==> flow/design.v <==
module caesar_cipher (
   input            clk
  ,input            rst_n
  ,input            ptxt_valid  
  ,input            mode  
  ,input            key_shift_dir_1  
  ,input            key_shift_dir_3  
  ,input      [4:0] key_shift_num_1  
  ,input      [4:0] key_shift_num_3  
  ,input      [7:0] ptxt_char
  ,output reg [7:0] ctxt_char
  ,output reg       err_invalid_key_shift_num
  ,output reg       err_invalid_ptxt_char
  ,output reg       ctx_ready
);
  localparam NUL_CHAR = 8'h00;
  localparam UPPERCASE_A_CHAR = 8'h41;
  localparam UPPERCASE_Z_CHAR = 8'h5A;
  localparam LOWERCASE_A_CHAR = 8'h61;
  localparam LOWERCASE_Z_CHAR = 8'h7A;
  wire       ptxt_char_is_uppercase_letter;
  wire       ptxt_char_is_lowercase_letter;
  wire       ptxt_char_is_letter;
  wire	     err_invalid_key_shift_num_wire;
  wire 	     err_invalid_ptxt_char_wire;
  wire  [4:0] key_shift_num_x;  
  reg  [7:0] sub_letter;
  assign err_invalid_key_shift_num_wire = key_shift_num_1 > 26 || key_shift_num_3 > 26 || key_shift_num_1==key_shift_num_3;
  assign ptxt_char_is_uppercase_letter = (ptxt_char >= UPPERCASE_A_CHAR) &&
                                         (ptxt_char <= UPPERCASE_Z_CHAR);
  assign ptxt_char_is_lowercase_letter = (ptxt_char >= LOWERCASE_A_CHAR) &&
                                         (ptxt_char <= LOWERCASE_Z_CHAR);
  assign ptxt_char_is_letter = ptxt_char_is_uppercase_letter ||
                               ptxt_char_is_lowercase_letter;
  assign err_invalid_ptxt_char_wire = !ptxt_char_is_letter;
  assign key_shift_num_x = (key_shift_num_1 + key_shift_num_3) < 27 ?  (key_shift_num_1 + key_shift_num_3) :  (key_shift_num_1 + key_shift_num_3)  -  5'b11011;
  always @ (*)
    if(!mode) begin  
        if(!key_shift_dir_1 && !key_shift_dir_3) begin
            sub_letter = ptxt_char + {3'b000, key_shift_num_1} + {3'b000, key_shift_num_x} + {3'b000, key_shift_num_3};
            if(ptxt_char_is_uppercase_letter && (sub_letter > UPPERCASE_Z_CHAR))begin
                sub_letter -= 8'h1A;
				if(sub_letter > UPPERCASE_Z_CHAR)begin
					sub_letter -= 8'h1A;
					if(sub_letter > UPPERCASE_Z_CHAR)
						sub_letter -= 8'h1A;
						else 
							sub_letter = sub_letter;
				end
				else 
					sub_letter = sub_letter;
			end 
			else sub_letter = sub_letter;
            if(ptxt_char_is_lowercase_letter && (sub_letter > LOWERCASE_Z_CHAR))begin
                sub_letter -= 8'h1A;
				 if(sub_letter > LOWERCASE_Z_CHAR)begin
					sub_letter -= 8'h1A;
					if(sub_letter > LOWERCASE_Z_CHAR)
						sub_letter -= 8'h1A;
					else 
						sub_letter = sub_letter;
				end
				 else 
					sub_letter = sub_letter;
			end
			else
				sub_letter = sub_letter;
        end
        else if(!key_shift_dir_1 && key_shift_dir_3) begin
            sub_letter = ptxt_char + {3'b000, key_shift_num_1} - {3'b000, key_shift_num_x} - {3'b000, key_shift_num_3};
            if(ptxt_char_is_uppercase_letter && (sub_letter > UPPERCASE_Z_CHAR))begin
                sub_letter -= 8'h1A;
                if(sub_letter > UPPERCASE_Z_CHAR)
                    sub_letter -= 8'h1A;
                else
                    sub_letter = sub_letter;
            end
            else if(ptxt_char_is_lowercase_letter && (sub_letter > LOWERCASE_Z_CHAR))begin
                sub_letter -= 8'h1A;
                if(sub_letter > LOWERCASE_Z_CHAR)
                    sub_letter -= 8'h1A;
                else
                    sub_letter = sub_letter;
            end
            else if(ptxt_char_is_uppercase_letter && (sub_letter < UPPERCASE_A_CHAR)) begin
                sub_letter += 8'h1A;
                if(sub_letter < UPPERCASE_A_CHAR)
                    sub_letter += 8'h1A;
                else
                    sub_letter = sub_letter;
            end
            else if(ptxt_char_is_lowercase_letter && (sub_letter < LOWERCASE_A_CHAR))begin
                sub_letter += 8'h1A;
                if(sub_letter < LOWERCASE_A_CHAR)
                    sub_letter += 8'h1A;
                else
                    sub_letter = sub_letter;
			end
			else 
				sub_letter = sub_letter;
        end
        else if(key_shift_dir_1 && !key_shift_dir_3) begin
            sub_letter = ptxt_char - {3'b000, key_shift_num_1} - {3'b000, key_shift_num_x} + {3'b000, key_shift_num_3};
            if(ptxt_char_is_uppercase_letter && (sub_letter > UPPERCASE_Z_CHAR))begin
                sub_letter -= 8'h1A;
                if(sub_letter > UPPERCASE_Z_CHAR)
                    sub_letter -= 8'h1A;
                else
                    sub_letter = sub_letter;
            end
            else if(ptxt_char_is_lowercase_letter && (sub_letter > LOWERCASE_Z_CHAR))begin
                sub_letter -= 8'h1A;
                if(sub_letter > LOWERCASE_Z_CHAR)
                    sub_letter -= 8'h1A;
                else
                    sub_letter = sub_letter;
            end
            else if(ptxt_char_is_uppercase_letter && (sub_letter < UPPERCASE_A_CHAR))begin
                sub_letter += 8'h1A;
                if(sub_letter < UPPERCASE_A_CHAR)
                    sub_letter += 8'h1A;
                else
                    sub_letter = sub_letter;
            end
            else if(ptxt_char_is_lowercase_letter && (sub_letter < LOWERCASE_A_CHAR))begin
                sub_letter += 8'h1A;
                if(sub_letter < LOWERCASE_A_CHAR)
                    sub_letter += 8'h1A;
                else
                    sub_letter = sub_letter;
            end
			else 
				sub_letter = sub_letter;
        end
		else if(key_shift_dir_1 && key_shift_dir_3) begin
            sub_letter = ptxt_char - {3'b000, key_shift_num_1} + {3'b000, key_shift_num_x} - {3'b000, key_shift_num_3};
            if(ptxt_char_is_uppercase_letter && (sub_letter < UPPERCASE_A_CHAR))begin
                sub_letter += 8'h1A;
				 if((sub_letter < UPPERCASE_A_CHAR))
					sub_letter += 8'h1A;
				else
					sub_letter = sub_letter;
			end
			else
				sub_letter = sub_letter;
            if(ptxt_char_is_lowercase_letter && (sub_letter < LOWERCASE_A_CHAR))begin
                sub_letter += 8'h1A;
				  if((sub_letter < LOWERCASE_A_CHAR))
					sub_letter += 8'h1A;
				  else
					sub_letter = sub_letter;
			end
			else
				sub_letter = sub_letter;
        end
		else
			sub_letter = NUL_CHAR;
    end
    else begin  
        if(!key_shift_dir_1 && !key_shift_dir_3) begin
            sub_letter = ptxt_char - {3'b000, key_shift_num_1} - {3'b000, key_shift_num_x} - {3'b000, key_shift_num_3};
            if(ptxt_char_is_uppercase_letter && (sub_letter < UPPERCASE_A_CHAR || sub_letter > 200))begin
                sub_letter += 8'h1A;
				 if(sub_letter < UPPERCASE_A_CHAR  || sub_letter > 200)begin
					sub_letter += 8'h1A;
					if(sub_letter < UPPERCASE_A_CHAR  || sub_letter > 200 )
						sub_letter += 8'h1A;
					else
						sub_letter = sub_letter;
				end
				else
					sub_letter = sub_letter;
			end
			else
				sub_letter = sub_letter;
            if(ptxt_char_is_lowercase_letter && (sub_letter < LOWERCASE_A_CHAR))begin
                sub_letter += 8'h1A;
				if(sub_letter < LOWERCASE_A_CHAR)begin
					sub_letter += 8'h1A;
					if(sub_letter < LOWERCASE_A_CHAR)
						sub_letter += 8'h1A;
					else
						sub_letter = sub_letter;
				end
				else
					sub_letter = sub_letter;
			end
			else
				sub_letter = sub_letter;			
        end
        else if(!key_shift_dir_1 && key_shift_dir_3) begin
            sub_letter = ptxt_char - {3'b000, key_shift_num_1} + {3'b000, key_shift_num_x} + {3'b000, key_shift_num_3};
            if(ptxt_char_is_uppercase_letter && (sub_letter > UPPERCASE_Z_CHAR))begin
                sub_letter -= 8'h1A;
                if(sub_letter > UPPERCASE_Z_CHAR)
                    sub_letter -= 8'h1A;
                else
                    sub_letter = sub_letter;
            end
            else if(ptxt_char_is_lowercase_letter && (sub_letter > LOWERCASE_Z_CHAR))begin
                sub_letter -= 8'h1A;
                if(sub_letter > LOWERCASE_Z_CHAR)
                    sub_letter -= 8'h1A;
                else
                    sub_letter = sub_letter;
            end
            else if(ptxt_char_is_uppercase_letter && (sub_letter < UPPERCASE_A_CHAR))begin
                sub_letter += 8'h1A;
                if(sub_letter < UPPERCASE_A_CHAR)
                    sub_letter += 8'h1A;
                else
                    sub_letter = sub_letter;
            end
            else if(ptxt_char_is_lowercase_letter && (sub_letter < LOWERCASE_A_CHAR))begin
                sub_letter += 8'h1A;
                if(sub_letter < LOWERCASE_A_CHAR)
                    sub_letter += 8'h1A;
                else
                    sub_letter = sub_letter;
            end
			else
				sub_letter = sub_letter;
        end
        else if(key_shift_dir_1 && !key_shift_dir_3) begin
            sub_letter = ptxt_char + {3'b000, key_shift_num_1} + {3'b000, key_shift_num_x} - {3'b000, key_shift_num_3};
            if(ptxt_char_is_uppercase_letter && (sub_letter > UPPERCASE_Z_CHAR))begin
                sub_letter -= 8'h1A;
                if(sub_letter > UPPERCASE_Z_CHAR)
                    sub_letter -= 8'h1A;
                else
                    sub_letter = sub_letter;
            end
            else if(ptxt_char_is_lowercase_letter && (sub_letter > LOWERCASE_Z_CHAR))begin
                sub_letter -= 8'h1A;
                if(sub_letter > LOWERCASE_Z_CHAR)
                    sub_letter -= 8'h1A;
                else
                    sub_letter = sub_letter;
            end
            else if(ptxt_char_is_uppercase_letter && (sub_letter < UPPERCASE_A_CHAR))begin
                sub_letter += 8'h1A;
                if(sub_letter < UPPERCASE_A_CHAR)
                    sub_letter += 8'h1A;
                else
                    sub_letter = sub_letter;
            end
            else if(ptxt_char_is_lowercase_letter && (sub_letter < LOWERCASE_A_CHAR))begin
                sub_letter += 8'h1A;
                if(sub_letter < LOWERCASE_A_CHAR)
                    sub_letter += 8'h1A;
                else
                    sub_letter = sub_letter;
            end
			else
				sub_letter = sub_letter;
        end
        else if(key_shift_dir_1 && key_shift_dir_3) begin
            sub_letter = ptxt_char + {3'b000, key_shift_num_1} - {3'b000, key_shift_num_x} + {3'b000, key_shift_num_3};
             if(ptxt_char_is_uppercase_letter && (sub_letter > UPPERCASE_Z_CHAR))begin
                sub_letter -= 8'h1A;
				if((sub_letter > UPPERCASE_Z_CHAR))
					sub_letter -= 8'h1A;
				else
					sub_letter = sub_letter;
			end
			else
				sub_letter = sub_letter;
            if(ptxt_char_is_lowercase_letter && (sub_letter > LOWERCASE_Z_CHAR))begin
                sub_letter -= 8'h1A;
				 if((sub_letter > LOWERCASE_Z_CHAR))
					sub_letter -= 8'h1A;
				 else
					sub_letter = sub_letter;
			end
			else
				sub_letter = sub_letter;
        end
		else
			sub_letter = NUL_CHAR;
    end
  always @ (posedge clk or negedge rst_n)
    if(!rst_n)begin
      ctx_ready <= 1'b0;
      ctxt_char <= NUL_CHAR;
      err_invalid_key_shift_num <= 1'b0;
	  err_invalid_ptxt_char <=1'b0;
	  end
    else if(err_invalid_ptxt_char_wire || err_invalid_key_shift_num_wire || !ptxt_valid) begin
      ctx_ready <= 1'b0;
      ctxt_char <= NUL_CHAR;
	  err_invalid_key_shift_num <= 1'b1;
	  err_invalid_ptxt_char <=1'b1;
	  end
    else begin
      ctx_ready <= 1'b1;
      ctxt_char <= sub_letter;
	  err_invalid_key_shift_num <= 1'b0;
	  err_invalid_ptxt_char <=1'b0;
	  end
endmodule
### From RTL to reports: caesar_cipher

Tool output for the design above, in the order of the flow.
Lines are those of the file above, counted from 1.
Operators: Yosys type, input widths -> output width; for muxes data width and select width s.
Cell names lack the library's common part.
Not given: -

| design | value |
|---|---|
| top module | caesar_cipher |
| clock | clk |
| library | sky130hd |
| library corner | tt_025C_1v80 |

### Word-level counts

Counts by Yosys on the flattened word-level netlist (proc, flatten, opt, wreduce; memories kept). Register bits leave out memories and registers merged into their read ports (data or address); mux counts leave out enables and synchronous resets folded into registers. Print and check cells are left out.

| cells by class | value |
|---|---|
| add/sub/neg operators | 53 |
| magnitude comparators | 62 |
| eq/ne operators | 1 |
| mux-type cells | 79 |
| reductions and logical operators | 42 |

Operators with widths:

| cell | number |
|---|---|
| $mux 8 | 76 |
| $gt 8x7->1 const B | 26 |
| $lt 8x7->1 const B | 26 |
| $add 8x5->8 const B | 18 |
| $sub 8x5->8 const B | 18 |
| $add 8x5->8 | 7 |
| $sub 8x5->8 | 7 |
| $logic_and 1x1->1 | 30 |
| $gt 8x8->1 const B | 3 |
| $ge 8x7->1 const B | 2 |
| $le 8x7->1 const B | 2 |
| $gt 5x5->1 const B | 2 |
| $logic_or 1x1->1 | 8 |
| $add 5x5->6 | 1 |
| $lt 6x5->1 const B | 1 |
| $add 5x5->5 | 1 |
| $sub 5x5->5 const B | 1 |
| $eq 5x5->1 | 1 |
| $mux 5 | 1 |
| $logic_not 1->1 | 4 |
| $mux 1 | 2 |

| word-level totals | value |
|---|---|
| flip-flop bits (word level) | 10 |
| input bits | 24 |
| output and inout port bits | 11 |
| elaborated cells | 240 |

### Longest topological paths

Depth = most cells in a row (Yosys ltp): at word level without a register or memory, in the mapped netlist without a sequential cell, where the memories' decode and read muxes count.

| logic depth | value |
|---|---|
| depth after elaboration | 24 |
| ABC_AREA | 1 |
| depth in mapped cells | 61 |
| depth with buffers taken out | 61 |

### Netlist

Yosys stat after the flow's synthesis: flattened, memories mapped to cells. It holds for the ABC_AREA given above (unset counts as 0); a run with the other value may have another netlist.
The area totals of this step are shown rounded.

Cell types:

| cell type | number | total area (um^2) |
|---|---|---|
| nand2_1 | 715 | 2.68E+03 |
| ha_1 | 170 | 2127.04 |
| inv_1 | 351 | 1.32E+03 |
| nand3_1 | 207 | 1.04E+03 |
| a21oi_1 | 166 | 830.797 |
| nor2_1 | 197 | 739.459 |
| xor2_1 | 80 | 700.672 |
| o21ai_0 | 113 | 565.542 |
| nand2_2 | 81 | 506.736 |
| fa_1 | 15 | 300.288 |
| dfrtp_1 | 10 | 250.24 |
| nand4_1 | 37 | 231.472 |
| nand3_2 | 21 | 210.202 |
| xnor2_1 | 23 | 201.443 |
| o211ai_1 | 24 | 180.173 |
| nand2_4 | 15 | 168.912 |
| nor3_1 | 28 | 140.134 |
| inv_2 | 32 | 120.115 |

Other cell types: 51; their cells: 217.

| synthesis totals | value |
|---|---|
| mapped cells | 2502 |
| mapped area | 14000 um^2 |
| area of sequential cells | 250 um^2 |
| flip-flops | 10 |
| buffers | 15 |

### Worst setup path after synthesis

OpenSTA on the mapped netlist: ideal clock, no wires. The path of least setup slack (recovery checks aside). Input and output delay are each 20% of the period. Register names are those of the netlist, which keeps one name where synthesis merged equal registers.

| path post-synthesis | value |
|---|---|
| path kind | input to register |
| from | input key_shift_num_1[0] |
| to | register ctxt_char[7] |
| clock period | 14000 ps |
| input delay | 2800 ps |
| setup time | 119 ps |
| time at the first pin | 2800 ps |
| arrival | 9966 ps |
| data required time | 13881 ps |
| path slack | 3915 ps |
| delay of the path | 7285 ps |
| stages on the path | 50 |
| path buffers | 1 |
| period reached after synthesis | 10085 ps |

"delay of the path" = arrival - input delay + setup time.
"stages on the path" counts driving pins, that of a launching flip-flop among them; a cell with two outputs on the path counts twice.
"period reached after synthesis" = period - worst setup slack (recovery checks aside). The figure is calculated, with input and output delays left at 20% of the set period.
The rows between start and end are the longest chain of elaborated cells between them; the timing report does not say that the signal goes this way. Where chains are equally long, one stands for them.
A line is the first line of the expression or statement that the cell stems from. Yosys adds cells for indexed reads and writes and turns some case tables into memories.
A register here has more assigning lines than the two given.

| between the ends, post-synthesis | value |
|---|---|
| cell sequence | ha_1 > fa_1 > ha_1 > inv_1 > nand2_1 > nand3_4 > nand2_4 > o21ai_0 > inv_1 > fa_1 > xor2_1 > ha_1 > buf_2 > a21o_1 > or3_1 > nand2_2 > ha_1 > inv_1 > [14 not listed] > inv_1 > nor2_1 > nor2_1 > nand2_1 > nand2_1 > nand2_1 > nand2_1 > nand3_1 > nand2_2 > inv_2 > nand3_1 > nand2_1 > nand2_1 > nand2_1 > nand2_1 > nand2_1 > a21oi_1 > nor2_1 |
| length of the longest elaborated chain | 24 |
| elaborated cells between the ends (all ways) | 219 |
| classes of those cells | add/sub (53); compare (57); eq/ne (1); mux (77); reduce/logical (31) |

RTL lines, path post-synthesis:

| element | RTL line | text |
|---|---|---|
| start: declaration | 8 | `,input      [4:0] key_shift_num_1` |
| $add 5x5->5 | 36 | `assign key_shift_num_x = (key_shift_num_1 + key_shift_num_3) < 27 ?  (key_shift_num_1 + key_shift_num_3) :  (k ...` |
| $sub 5x5->5 | 36 |  |
| $mux 5 | 36 |  |
| $add 8x5->8 | 136 | `sub_letter = ptxt_char - {3'b000, key_shift_num_1} + {3'b000, key_shift_num_x} - {3'b000, key_shift_num_3};` |
| $sub 8x5->8 | 136 |  |
| $add 8x5->8 | 138 | `sub_letter += 8'h1A;` |
| $add 8x5->8 | 140 | `sub_letter += 8'h1A;` |
| [10 not listed] | - |  |
| $mux 8 | 146 | `if(ptxt_char_is_lowercase_letter && (sub_letter < LOWERCASE_A_CHAR))begin` |
| $mux 8 | 135 | `else if(key_shift_dir_1 && key_shift_dir_3) begin` |
| $mux 8 | 102 | `else if(key_shift_dir_1 && !key_shift_dir_3) begin` |
| $mux 8 | 69 | `else if(!key_shift_dir_1 && key_shift_dir_3) begin` |
| $mux 8 | 39 | `if(!key_shift_dir_1 && !key_shift_dir_3) begin` |
| $mux 8 | 38 | `if(!mode) begin` |
| $mux 8 | 288 | `else if(err_invalid_ptxt_char_wire \|\| err_invalid_key_shift_num_wire \|\| !ptxt_valid) begin` |
| end: assignment | 290 | `ctxt_char <= NUL_CHAR;` |
| end: assignment | 296 | `ctxt_char <= sub_letter;` |
| end: declaration | 11 | `,output reg [7:0] ctxt_char` |

### Worst path after layout

From the final timing report of run 2: the path of least setup slack in the routed layout; clock arrival at registers is part of the times.
The report prints the path's times to 10 ps; the period is as set.

| path post-layout | value |
|---|---|
| path kind | input to register |
| from | input key_shift_num_3[0] |
| to | register ctxt_char[3] |
| clock period | 7770 ps |
| input delay | 1550 ps |
| setup time | 110 ps |
| time at the first pin | 1550 ps |
| arrival | 8310 ps |
| data required time | 7910 ps |
| path slack | -400 ps |
| stages on the path | 54 |
| path buffers | 5 |

The rows between start and end are the longest chain of elaborated cells between them; the timing report does not say that the signal goes this way. Where chains are equally long, one stands for them.
A register here has more assigning lines than the two given.

| between the ends, post-layout | value |
|---|---|
| cell sequence | dlymetal6s2s_1 > ha_2 > fa_2 > ha_4 > inv_2 > nand2_2 > nand3_4 > nand2_4 > xor2_4 > buf_4 > ha_4 > fa_2 > xor2_4 > ha_4 > a21o_1 > or3_4 > nand2_4 > ha_4 > [18 not listed] > nand2_1 > nand2_2 > nand2_2 > nor2_4 > nand2_2 > nand2_2 > nand3_2 > nand2_4 > inv_4 > buf_4 > nand3_2 > nand3_1 > nand2_1 > nand2_1 > nand3_2 > nand2_1 > inv_2 > nor2_1 |
| length of the longest elaborated chain | 24 |
| elaborated cells between the ends (all ways) | 217 |
| classes of those cells | add/sub (51); compare (57); eq/ne (1); mux (77); reduce/logical (31) |

RTL lines, path post-layout:

| element | RTL line | text |
|---|---|---|
| start: declaration | 9 | `,input      [4:0] key_shift_num_3` |
| $add 5x5->5 | 36 | `assign key_shift_num_x = (key_shift_num_1 + key_shift_num_3) < 27 ?  (key_shift_num_1 + key_shift_num_3) :  (k ...` |
| $sub 5x5->5 | 36 |  |
| $mux 5 | 36 |  |
| $add 8x5->8 | 136 | `sub_letter = ptxt_char - {3'b000, key_shift_num_1} + {3'b000, key_shift_num_x} - {3'b000, key_shift_num_3};` |
| $sub 8x5->8 | 136 |  |
| $add 8x5->8 | 138 | `sub_letter += 8'h1A;` |
| $add 8x5->8 | 140 | `sub_letter += 8'h1A;` |
| [10 not listed] | - |  |
| $mux 8 | 146 | `if(ptxt_char_is_lowercase_letter && (sub_letter < LOWERCASE_A_CHAR))begin` |
| $mux 8 | 135 | `else if(key_shift_dir_1 && key_shift_dir_3) begin` |
| $mux 8 | 102 | `else if(key_shift_dir_1 && !key_shift_dir_3) begin` |
| $mux 8 | 69 | `else if(!key_shift_dir_1 && key_shift_dir_3) begin` |
| $mux 8 | 39 | `if(!key_shift_dir_1 && !key_shift_dir_3) begin` |
| $mux 8 | 38 | `if(!mode) begin` |
| $mux 8 | 288 | `else if(err_invalid_ptxt_char_wire \|\| err_invalid_key_shift_num_wire \|\| !ptxt_valid) begin` |
| end: assignment | 290 | `ctxt_char <= NUL_CHAR;` |
| end: assignment | 296 | `ctxt_char <= sub_letter;` |
| end: declaration | 11 | `,output reg [7:0] ctxt_char` |

--- measured runs ---
Record of 4 stored runs of the RTL-to-layout flow on caesar_cipher, platform sky130hd. The runs are unordered. Constraints: input delay and output delay 20% of the set period each, output load 0.01 pF.
"clock period achieved" = clock period - worst setup slack. The figure is calculated, with input and output delays left at 20% of the set period.
By "time on the worst setup path" is meant the share of the clock period that the worst setup path is allowed (20% is reserved at inputs, 20% at outputs), minus its slack. Clock arrival times at its registers enter into it.
"time on the worst setup path" is given in steps of 10 ps.
Values from the reports are rounded here.
A setting shown as - is not set for that run.
Results: - = not shown.

| stored run | CELL_PAD_IN_SITES_DETAIL_PLACEMENT | CORE_ASPECT_RATIO | CORE_UTILIZATION | CTS_CLUSTER_SIZE | GPL_TIMING_DRIVEN | MAX_ROUTING_LAYER | MIN_ROUTING_LAYER | PLACE_DENSITY | SETUP_SLACK_MARGIN | SLEW_MARGIN | period_ns | CAP_MARGIN | CORE_MARGIN | ABC_AREA | CELL_PAD_IN_SITES_GLOBAL_PLACEMENT | CTS_CLUSTER_DIAMETER | GPL_ROUTABILITY_DRIVEN | HOLD_SLACK_MARGIN | PLACE_DENSITY_LB_ADDON | TNS_END_PERCENT | synthesis area (um^2) | full die area (um^2) | area of the standard cells in the finished layout (um^2) | utilization in the final report (%) | smallest setup slack (ps) | post-route setup TNS (ps) | clock period achieved (ps) | time on the worst setup path (ps) | critical path type |
|---|---|---|---|---|---|---|---|---|---|---|---|---|---|---|---|---|---|---|---|---|---|---|---|---|---|---|---|---|---|
| run 1 | 0 | 1.42 | 62 | 91 | 0 | met5 | met2 | 0.52 | 1.77 | 10 | 11.9 | 20 | 2 | - | - | - | - | - | - | - | - | - | - | - | - | - | - | - | - |
| run 2 | 0 | 1.42 | 24 | - | 1 | met5 | met1 | - | -0.49 | 20 | 7.77 | 15 | 2 | 1 | 3 | 313 | 1 | 0.13 | 0.22 | 95 | 14000 | 60500 | 22800 | 39.5 | -400 | -2540 | 8170 | 6620 | input to register |
| run 3 | - | - | 40 | - | 0 | met4 | - | - | - | 0 | 14.0 | 5 | 8 | - | - | 339 | - | - | 0.1 | - | 15800 | 46100 | 17200 | 44.3 | 632 | 0 | 13368 | 10570 | input to register |
| run 4 | 1 | - | 24 | - | 0 | - | met1 | - | - | 20 | 23.0 | 15 | 2 | - | 2 | 389 | - | - | 0.1 | 65 | 15800 | 67900 | 17400 | 26.6 | 4290 | 0 | 18710 | 14110 | input to register |

Run 1: no final report: routing broke off with GRT-0232
--- end ---
